==> flow/design.v <==
module regfile #(
    parameter width = 16, 
    parameter num_regs = 16, 
    parameter num_inputs = 4,
    parameter total_inputs = num_inputs + num_inputs)(
    input wire clk,
    input wire reset,
    input wire ren,
    output reg [(total_inputs+1)*width-1:0] r_data,
    output reg r_data_vld,
    input wire wen1,
    input wire [num_inputs*width-1:0] w_data1,
    output reg wr_ack1,
    input wire wen2,
    input wire [num_inputs*width-1:0] w_data2,
    output reg wr_ack2,
    input wire wen3,
    input wire [width-1:0] w_data3,
    output reg wr_ack3
);
    reg [width-1:0] registers [0:num_regs-1];
    always @(*) begin
        if (ren) begin
            for (int i = 0; i <= total_inputs; i += 1 ) begin
                r_data[i*width +: width] = registers[i];  
            end
            r_data_vld = 1'b1;
        end else begin
            for (int i = 0; i <= total_inputs; i += 1) begin
                r_data[i*width +: width] = {width{1'b0}};  
            end
            r_data_vld = 1'b0;
        end
    end
    always @(posedge clk) begin
        wr_ack1 <= 1'b0;
        wr_ack2 <= 1'b0;
        wr_ack3 <= 1'b0;
        if (reset) begin
            for (int i = 0; i < num_regs; i = i + 1) begin
                registers[i] <= {width{1'b0}};
            end
        end else if (!ren) begin
            if (wen1) begin
                for (int i = 0; i < num_inputs; i += 1) begin
                    registers[i] <= w_data1[i*width +: width]; 
                end
                wr_ack1 <= 1'b1;
            end
            if (wen2) begin
                for (int i = 0; i < num_inputs; i += 1) begin
                    registers[i + num_inputs] <= w_data2[i*width +: width]; 
                end
                wr_ack2 <= 1'b1;
            end
            if (wen3) begin
                registers[total_inputs] <= w_data3;
                wr_ack3 <= 1'b1;
            end
        end
    end
endmodule
`timescale 1ns/1ps
module mem #(
    parameter width = 16,
    parameter num_regs = 16,
    parameter num_inputs = 4,
    parameter total_inputs = num_inputs + num_inputs
) (
    input wire clk,
    input wire reset,
    input wire on_off,  
    input wire write_en1,  
    output reg write_rdy1,
    input wire [num_inputs*width-1:0] w_data_in1,
    output wire write_ack1,
    input wire write_en2,  
    output reg write_rdy2,
    input wire [num_inputs*width-1:0] w_data_in2,
    output wire write_ack2,
    input wire write_en3,  
    output reg write_rdy3,
    input wire [width-1:0] w_data_in3,
    output wire write_ack3,
    output wire [width-1:0] config_in,
    output wire [total_inputs*width-1:0] adder_inputs,
    output wire on_off_vector_fu,  
    output wire r_data_vld
);
    reg write_reg_en1, write_reg_en2, write_reg_en3;
    wire [(total_inputs+1)*width-1:0] r_data_out;
    wire read_reg_en, writing;
    wire write_ack_wire1, write_ack_wire2, write_ack_wire3;
    always @(posedge clk) begin
        if (reset) begin
            write_reg_en1 <= 0;
            write_reg_en2 <= 0;
            write_reg_en3 <= 0;
            write_rdy1 <= 1'b1;
            write_rdy2 <= 1'b1;
            write_rdy3 <= 1'b1;
        end else begin
            write_reg_en1 <= 0;
            write_reg_en2 <= 0;
            write_reg_en3 <= 0;
            if (!on_off) begin
                write_rdy1 <= (!write_en1) ? 1'b1 : 1'b0;
                write_rdy2 <= (!write_en2) ? 1'b1 : 1'b0;
                write_rdy3 <= (!write_en3) ? 1'b1 : 1'b0;
                if (write_en1 && !write_ack1) 
                    write_reg_en1 <= 1;
                if (write_en2 && !write_ack2) 
                    write_reg_en2 <= 1;
                if (write_en3 && !write_ack3) 
                    write_reg_en3 <= 1;
            end else begin
                write_rdy1 <= 1'b0;
                write_rdy2 <= 1'b0;
                write_rdy3 <= 1'b0;
            end
        end
    end
    assign writing = (write_en1 || write_en2 || write_en3);
    assign write_ack1 = write_ack_wire1;
    assign write_ack2 = write_ack_wire2;
    assign write_ack3 = write_ack_wire3;
    assign on_off_vector_fu = on_off && !writing;
    assign read_reg_en = on_off_vector_fu;
    assign config_in = r_data_out[total_inputs*width +: width];
    genvar i;
    generate
        for (i = 0; i < total_inputs; i = i + 1) begin
            assign adder_inputs[i*width +: width] = r_data_out[i*width +: width];
        end
    endgenerate
    regfile #(
        .width(width),
        .num_regs(num_regs),
        .num_inputs(num_inputs)
    ) regfile1 (
        .clk(clk),
        .reset(reset),
        .ren(read_reg_en),
        .r_data(r_data_out),
        .r_data_vld(r_data_vld),
        .wen1(write_reg_en1),
        .w_data1(w_data_in1),
        .wr_ack1(write_ack_wire1),
        .wen2(write_reg_en2),
        .w_data2(w_data_in2),
        .wr_ack2(write_ack_wire2),
        .wen3(write_reg_en3),
        .w_data3(w_data_in3),
        .wr_ack3(write_ack_wire3)
    );
endmodule
module half_adder #(parameter width = 16) (
    input wire clk,
    input wire reset,
    input wire [width-1:0] a,
    input wire [width-1:0] b,
    output reg [width-1:0] c,
    output reg carry_out,
    output reg ack,
    input wire on_off
);
    always @(posedge clk) begin
        if (reset || !on_off) begin
            c <= {width{1'b0}};
            carry_out <= 1'b0;
            ack <= 1'b0;
        end else begin
            {carry_out, c} = a + b;
            ack <= 1'b1;
        end
    end
endmodule
module full_adder #(parameter width = 16) (
    input wire clk,
    input wire reset,
    input wire [width-1:0] a,
    input wire [width-1:0] b,
    input wire carry_in,
    output reg [width-1:0] c,
    output reg carry_out,
    output reg ack,
    input wire carry_listen,
    input wire on_off
);
    always @(posedge clk) begin
        if (reset || !on_off) begin
            c <= {width{1'b0}};
            carry_out <= 1'b0;
            ack <= 1'b0;
        end else begin
            if (carry_listen) begin
                {carry_out, c} = a + b + carry_in;
                ack <= 1'b1;
            end else begin
                {carry_out, c} = a + b;
                ack <= 1'b1;
            end
        end
    end
endmodule
`timescale 1ns/1ps
module adder_fu #(
    parameter width = 16,
    parameter num_inputs = 4,
    parameter total_inputs = num_inputs + num_inputs
) (
    input wire clk,
    input wire reset,
    input wire [total_inputs*width-1:0] inputs,
    input wire on_off,
    input wire [15:0] config_in,
    output wire [num_inputs*width-1:0] outputs,
    output wire [3:0] dest_info,
    output wire ack
);
    wire carry1, carry2, carry3, carry4;
    wire ack1, ack2, ack3, ack4;
    reg a1_on_off, a2_on_off, a3_on_off, a4_on_off;
    wire [1:0] adder_config;
    assign adder_config = config_in[1:0];
    assign dest_info = config_in[5:2];
    always @(posedge clk) begin
        if (reset) begin
            a1_on_off <= 1'b0;
            a2_on_off <= 1'b0;
            a3_on_off <= 1'b0;
            a4_on_off <= 1'b0;
        end else if (on_off) begin
            case (adder_config)
                2'd0: begin  
                    a1_on_off <= 1'b1;
                    a2_on_off <= 1'b1;
                    a3_on_off <= 1'b1;
                    a4_on_off <= 1'b1;
                end
                2'd1: begin  
                    a1_on_off <= 1'b1;
                    a2_on_off <= a1_on_off;
                    a3_on_off <= 1'b1;
                    a4_on_off <= a3_on_off;
                end
                2'd3: begin  
                    a1_on_off <= 1'b1;
                    a2_on_off <= a1_on_off;
                    a3_on_off <= a2_on_off;
                    a4_on_off <= a3_on_off;
                end
                default: begin
                    a1_on_off <= 1'b0;
                    a2_on_off <= 1'b0;
                    a3_on_off <= 1'b0;
                    a4_on_off <= 1'b0;
                end
            endcase
        end else begin
                a1_on_off <= 1'b0;
                a2_on_off <= 1'b0;
                a3_on_off <= 1'b0;
                a4_on_off <= 1'b0;
        end
    end
    assign ack = ack4;
    half_adder #( .width(width) ) adder1 (
        .clk(clk),
        .reset(reset),
        .a(inputs[0*width +: width]),
        .b(inputs[4*width +: width]),
        .c(outputs[0*width +: width]),
        .carry_out(carry1),
        .ack(ack1),
        .on_off(a1_on_off)
    );
    full_adder #( .width(width) ) adder2 (
        .clk(clk),
        .reset(reset),
        .a(inputs[1*width +: width]),
        .b(inputs[5*width +: width]),
        .c(outputs[1*width +: width]),
        .carry_in(carry1),
        .carry_out(carry2),
        .carry_listen(config_in[0]),
        .on_off(a2_on_off),
        .ack(ack2)
    );
    full_adder #( .width(width) ) adder3 (
        .clk(clk),    
        .reset(reset),
        .a(inputs[2*width +: width]),
        .b(inputs[6*width +: width]),
        .c(outputs[2*width +: width]),
        .carry_in(carry2),
        .carry_out(carry3),
        .carry_listen(config_in[1]),
        .on_off(a3_on_off),
        .ack(ack3)
    );
    full_adder #( .width(width) ) adder4 (
        .clk(clk),
        .reset(reset),
        .a(inputs[3*width +: width]),
        .b(inputs[7*width +: width]),
        .c(outputs[3*width +: width]),
        .carry_in(carry3),
        .carry_out(carry4),
        .carry_listen(config_in[0]),
        .on_off(a4_on_off),
        .ack(ack4)
    );
endmodule
`timescale 1ns/1ps
module v_tile #(
    parameter width = 16,  
    parameter num_inputs = 4,  
    parameter num_regs = 16,  
    parameter total_inputs = num_inputs + num_inputs  
) (
    input wire clk,
    input wire reset,
    input wire on_off,  
    input wire write_en1,  
    output wire write_rdy1,
    input wire [num_inputs*width-1:0] w_data_in1,  
    output wire write_ack1,
    input wire write_en2,  
    output wire write_rdy2,
    input wire [num_inputs*width-1:0] w_data_in2,  
    output wire write_ack2,
    input wire write_en3,  
    output wire write_rdy3,
    input wire [width-1:0] w_data_in3,
    output wire write_ack3,
    output wire [num_inputs*width-1:0] adder_outputs,  
    output wire [3:0] dest_info,
    output wire adder_ack
);
    wire [total_inputs*width-1:0] adder_inputs;
    wire on_off_vector_fu;
    wire [15:0] config_in;
    mem #(
        .width(width),
        .num_regs(num_regs),
        .num_inputs(num_inputs)
    ) mem_inst (
        .clk(clk),
        .reset(reset),
        .on_off(on_off),
        .write_en1(write_en1),
        .write_rdy1(write_rdy1),
        .w_data_in1(w_data_in1),
        .write_ack1(write_ack1),
        .write_en2(write_en2),
        .write_rdy2(write_rdy2),
        .w_data_in2(w_data_in2),
        .write_ack2(write_ack2),
        .write_en3(write_en3),
        .write_rdy3(write_rdy3),
        .w_data_in3(w_data_in3),
        .write_ack3(write_ack3),
        .config_in(config_in),
        .adder_inputs(adder_inputs),
        .on_off_vector_fu(on_off_vector_fu)
    );
    adder_fu #(
        .width(width),
        .num_inputs(num_inputs)
    ) adder_fu_inst (
        .clk(clk),
        .reset(reset),
        .inputs(adder_inputs),  
        .on_off(on_off_vector_fu),  
        .config_in(config_in),
        .outputs(adder_outputs),
        .dest_info(dest_info),
        .ack(adder_ack)
    );
endmodule
# Reports on v_tile
# What the tools print for v_tile, step after step.
# Line numbers count from 1 in the design file above.
# Operators: Yosys type, input widths -> output width; for muxes data width and select width s.
# Not given: --
[setup] design="v_tile" clock="clk" cell_library="sky130hd" lib_corner="tt_025C_1v80"

# Word-level counts
# Yosys after proc, flatten, opt, wreduce and memory -nomap, before mapping. Enables and synchronous resets that opt folds into registers are not counted as muxes. Print and check cells are not counted. Equal cells are merged and count once.
[word_totals] ff_bits=215 out_inout_bits=75 wordCells=97
[classes] n_addsub=7 equal=2 mux=29 bitwise=1 n_reduce_logical=28
[ops] op="$mux 16" count=9
[ops] op="$add 16x16->17" count=3
[ops] op="$add 17x1->17" count=2
[ops] op="$mux 17" count=2
[ops] op="$add 16x1->16" count=1
[ops] op="$add 16x16->16" count=1
[ops] op="$mux 1" count=14
[ops] op="$reduce_or 2->1" count=5
[ops] op="$logic_not 1->1" count=8
[ops] op="$logic_or 1x1->1" count=6
[ops] op="$reduce_and 2->1" count=3
[ops] op="$mux 6" count=1
[ops] op="$pmux 1 s2" count=3
[ops] op="$logic_and 1x1->1" count=4
[ops] op="$reduce_or 3->1" count=1
[ops] op="$eq 2x1->1 const B" count=1
[ops] op="$eq 2x2->1 const B" count=1
[ops] op="$logic_not 2->1" count=1
[ops] op="$not 1->1" count=1

# Depth
# Longest topological path by Yosys (ltp), each cell counted once; first at word level (registers and memories cut), then after technology mapping (sequential cells cut; the memories' decode and read muxes count).
[logic_depth] ltp_word=8 abc_area=1 depth_mapped=23 ltp_nobuf=21

# Synthesis result
# The flow's flattened synthesis, as Yosys stat reports it; memories are mapped. The netlist is that of the ABC_AREA named above (0 if unset); the other value can give another one.
# The area totals of this step are shown rounded.
[synth_totals] mapped_cells=1831 mapped_area_um2=12000 ffs=215
[by_type] cell_type="sky130_fd_sc_hd__dfxtp_1" count=215 type_area_um2=4.3E+03
[by_type] cell_type="sky130_fd_sc_hd__nand2_1" count=362 type_area_um2=1.36E+03
[by_type] cell_type="sky130_fd_sc_hd__a21oi_1" count=232 type_area_um2=1.16E+03
[by_type] cell_type="sky130_fd_sc_hd__inv_1" count=286 type_area_um2=1073.53
[by_type] cell_type="sky130_fd_sc_hd__nor2_1" count=231 type_area_um2=867.082
[by_type] cell_type="sky130_fd_sc_hd__ha_1" count=69 type_area_um2=863.328
[by_type] cell_type="sky130_fd_sc_hd__o21ai_0" count=169 type_area_um2=845.811
[by_type] cell_type="sky130_fd_sc_hd__nand3_1" count=98 type_area_um2=490.47
[by_type] cell_type="sky130_fd_sc_hd__clkbuf_1" count=53 type_area_um2=198.941
[by_type] cell_type="sky130_fd_sc_hd__o21a_1" count=13 type_area_um2=97.594
[by_type] cell_type="sky130_fd_sc_hd__fa_1" count=4 type_area_um2=80.077
[by_type] cell_type="sky130_fd_sc_hd__nand4_1" count=11 type_area_um2=68.816
[by_type] cell_type="sky130_fd_sc_hd__nor3_1" count=12 type_area_um2=60.058
[by_type] cell_type="sky130_fd_sc_hd__nor2_4" count=5 type_area_um2=56.304
[by_type] cell_type="sky130_fd_sc_hd__nand3_2" count=5 type_area_um2=50.048
[by_type] cell_type="sky130_fd_sc_hd__nor2_2" count=8 type_area_um2=50.048
[by_type] cell_type="sky130_fd_sc_hd__and2_1" count=5 type_area_um2=31.28
[by_type] cell_type="sky130_fd_sc_hd__nand2_2" count=5 type_area_um2=31.28
# Other cell types: 22; their cells: 48.

# Timing after synthesis
# OpenSTA on the mapped netlist: ideal clock, no wires. The path of least setup slack (recovery checks aside). Input and output delay are each 20% of the period. Register names are those of the netlist, which keeps one name where synthesis merged equal registers.
[synth_path] kind="in2reg" from="input on_off" to="register adder_fu_inst.adder2.c[12]" tclk_ns=4.5 in_delay_ns=0.900 t_first_pin_ns=0.900 t_arrival_ns=3.638 t_required_ns=4.372 slack_ns=0.735 path_delay_ns=2.866 driving_pins=19 path_buffers=2 period_less_setup_slack_ns=3.765
# "path_delay_ns" = arrival - input delay + setup time.
# "driving_pins": output pins that drive a net of the path, with the launching flip-flop's if there is one; two outputs of one cell count as two.
# "period_less_setup_slack_ns" is the clock period less the worst setup slack; recovery checks do not enter. This is arithmetic on one report: input and output delays are still those of the set period (20% each).
# The rows between start and end are the longest chain of elaborated cells between them; the timing report does not say that the signal goes this way. Where chains are equally long, one stands for them.
# A line is the first line of the expression or statement that the cell stems from. Yosys adds cells for indexed reads and writes and turns some case tables into memories.
[synth_between] cell_sequence="sky130_fd_sc_hd__inv_2 > sky130_fd_sc_hd__nor2_4 > sky130_fd_sc_hd__nand2_1 > sky130_fd_sc_hd__clkbuf_1 > sky130_fd_sc_hd__clkbuf_1 > sky130_fd_sc_hd__nor2_1 > sky130_fd_sc_hd__ha_1 > sky130_fd_sc_hd__fa_1 > sky130_fd_sc_hd__ha_1 > sky130_fd_sc_hd__inv_1 > sky130_fd_sc_hd__nor2_2 > sky130_fd_sc_hd__nand2_2 > sky130_fd_sc_hd__nor2_4 > sky130_fd_sc_hd__nand3_2 > sky130_fd_sc_hd__nor2_4 > sky130_fd_sc_hd__nand2_2 > sky130_fd_sc_hd__nor2_4 > sky130_fd_sc_hd__xnor2_1 > sky130_fd_sc_hd__nor2_1" elab_chain_len=5 cells_between=7 cone_classes="add/sub (2); mux (4); reduce/logical (1)"
[synth_lines] element="from (decl)" line=324 rtl="input wire on_off,"
[synth_lines] element="$logic_and 1x1->1" line=127 rtl="assign on_off_vector_fu = on_off && !writing;"
[synth_lines] element="$mux 16" line=23 rtl="if (ren) begin"
[synth_lines] element="$add 16x16->17" line=197 rtl="{carry_out, c} = a + b + carry_in;"
[synth_lines] element="$add 17x1->17" line=197
[synth_lines] element="$mux 17" line=196 rtl="if (carry_listen) begin"
[synth_lines] element="to (assign)" line=192 rtl="c <= {width{1'b0}};"
[synth_lines] element="to (decl)" line=184 rtl="output reg [width-1:0] c,"

# Timing after layout
# From the final timing report of run 1: the path of least setup slack in the routed layout; clock arrival at registers is part of the times.
[layout_path] kind="in2out" from="input on_off" to="output dest_info[1]" tclk_ns=4.5 in_delay_ns=0.90 out_delay_ns=0.90 t_first_pin_ns=0.90 t_arrival_ns=2.67 t_required_ns=3.60 slack_ns=0.93 driving_pins=7 path_buffers=3
# The rows between start and end are the longest chain of elaborated cells between them; the timing report does not say that the signal goes this way. Where chains are equally long, one stands for them.
[layout_between] cell_sequence="sky130_fd_sc_hd__clkdlybuf4s50_1 > sky130_fd_sc_hd__inv_2 > sky130_fd_sc_hd__nor2_4 > sky130_fd_sc_hd__nand2_8 > sky130_fd_sc_hd__buf_6 > sky130_fd_sc_hd__nor2_1 > sky130_fd_sc_hd__clkdlybuf4s50_1" elab_chain_len=2 cells_between=2 lines_between=2 cone_classes="mux (1); reduce/logical (1)"
[layout_lines] element="from (decl)" line=324 rtl="input wire on_off,"
[layout_lines] element="$logic_and 1x1->1" line=127 rtl="assign on_off_vector_fu = on_off && !writing;"
[layout_lines] element="$mux 6" line=23 rtl="if (ren) begin"
[layout_lines] element="to (decl)" line=338 rtl="output wire [3:0] dest_info,"

# Settings and measured results of 5 stored flow runs for module v_tile (sky130hd), not sorted in any way. The constraints put input and output delay at 20% of the set period each and load the outputs with 0.01 pF.
# "timing.achieved_period_ns" = clock period - worst setup slack. The figure is calculated, with input and output delays left at 20% of the set period.
# By "fin_power_mw" is meant OpenSTA's value without simulated activity: inputs other than the clock are taken to toggle once in ten clock periods, and the tool carries that through the logic.
# Results are given in rounded form.
run="run 1" settings ABC_AREA=1 CORE_ASPECT_RATIO=1.11 CORE_MARGIN=4 CORE_UTILIZATION=40 CTS_CLUSTER_DIAMETER=103 GPL_ROUTABILITY_DRIVEN=0 MAX_ROUTING_LAYER="met4" MIN_ROUTING_LAYER="met2" SETUP_SLACK_MARGIN=0.88 TNS_END_PERCENT=45 period_ns=4.5 CAP_MARGIN=20 SLEW_MARGIN=20
run="run 1" results synth_area_um2=12000 design.die.area_um2=33000 finalUtil_frac=0.53 setup_ws_ns=0.93 total_negative_slack_ns=0.000 ws_hold_ns=0.41 fin_power_mw=4.5 timing.achieved_period_ns=3.573
run="run 2" settings ABC_AREA=1 CAP_MARGIN=40 CELL_PAD_IN_SITES_GLOBAL_PLACEMENT=1 CORE_MARGIN=7 CORE_UTILIZATION=67 MAX_ROUTING_LAYER="met4" MIN_ROUTING_LAYER="met2" PLACE_DENSITY_LB_ADDON=0.16 SETUP_SLACK_MARGIN=1.88 period_ns=6.34 SLEW_MARGIN=20
run="run 2" outcome="no final report: placement broke off with FLW-0024"
run="run 3" settings CELL_PAD_IN_SITES_DETAIL_PLACEMENT=0 CELL_PAD_IN_SITES_GLOBAL_PLACEMENT=3 CORE_MARGIN=7 CORE_UTILIZATION=65 CTS_CLUSTER_DIAMETER=213 CTS_CLUSTER_SIZE=90 GPL_ROUTABILITY_DRIVEN=0 MAX_ROUTING_LAYER="met5" PLACE_DENSITY_LB_ADDON=0.25 SETUP_SLACK_MARGIN=1.71 SLEW_MARGIN=40 TNS_END_PERCENT=45 period_ns=7.45 CAP_MARGIN=20
run="run 3" outcome="no final report: placement broke off with FLW-0024"
run="run 4" settings CELL_PAD_IN_SITES_DETAIL_PLACEMENT=0 CORE_ASPECT_RATIO=1.11 CORE_MARGIN=7 CORE_UTILIZATION=72 CTS_CLUSTER_SIZE=41 MAX_ROUTING_LAYER="met4" MIN_ROUTING_LAYER="met2" PLACE_DENSITY_LB_ADDON=0.11 SLEW_MARGIN=15 TNS_END_PERCENT=55 period_ns=2.91 CAP_MARGIN=20
run="run 4" outcome="no final report: placement broke off with DPL-0033"
run="run 5" settings CAP_MARGIN=0 CELL_PAD_IN_SITES_DETAIL_PLACEMENT=0 CELL_PAD_IN_SITES_GLOBAL_PLACEMENT=3 CORE_MARGIN=7 CORE_UTILIZATION=65 CTS_CLUSTER_DIAMETER=213 CTS_CLUSTER_SIZE=90 GPL_ROUTABILITY_DRIVEN=1 MAX_ROUTING_LAYER="met5" PLACE_DENSITY_LB_ADDON=0.23 SETUP_SLACK_MARGIN=-0.37 SLEW_MARGIN=40 TNS_END_PERCENT=45 period_ns=7.45
run="run 5" outcome="no final report: placement broke off with FLW-0024"
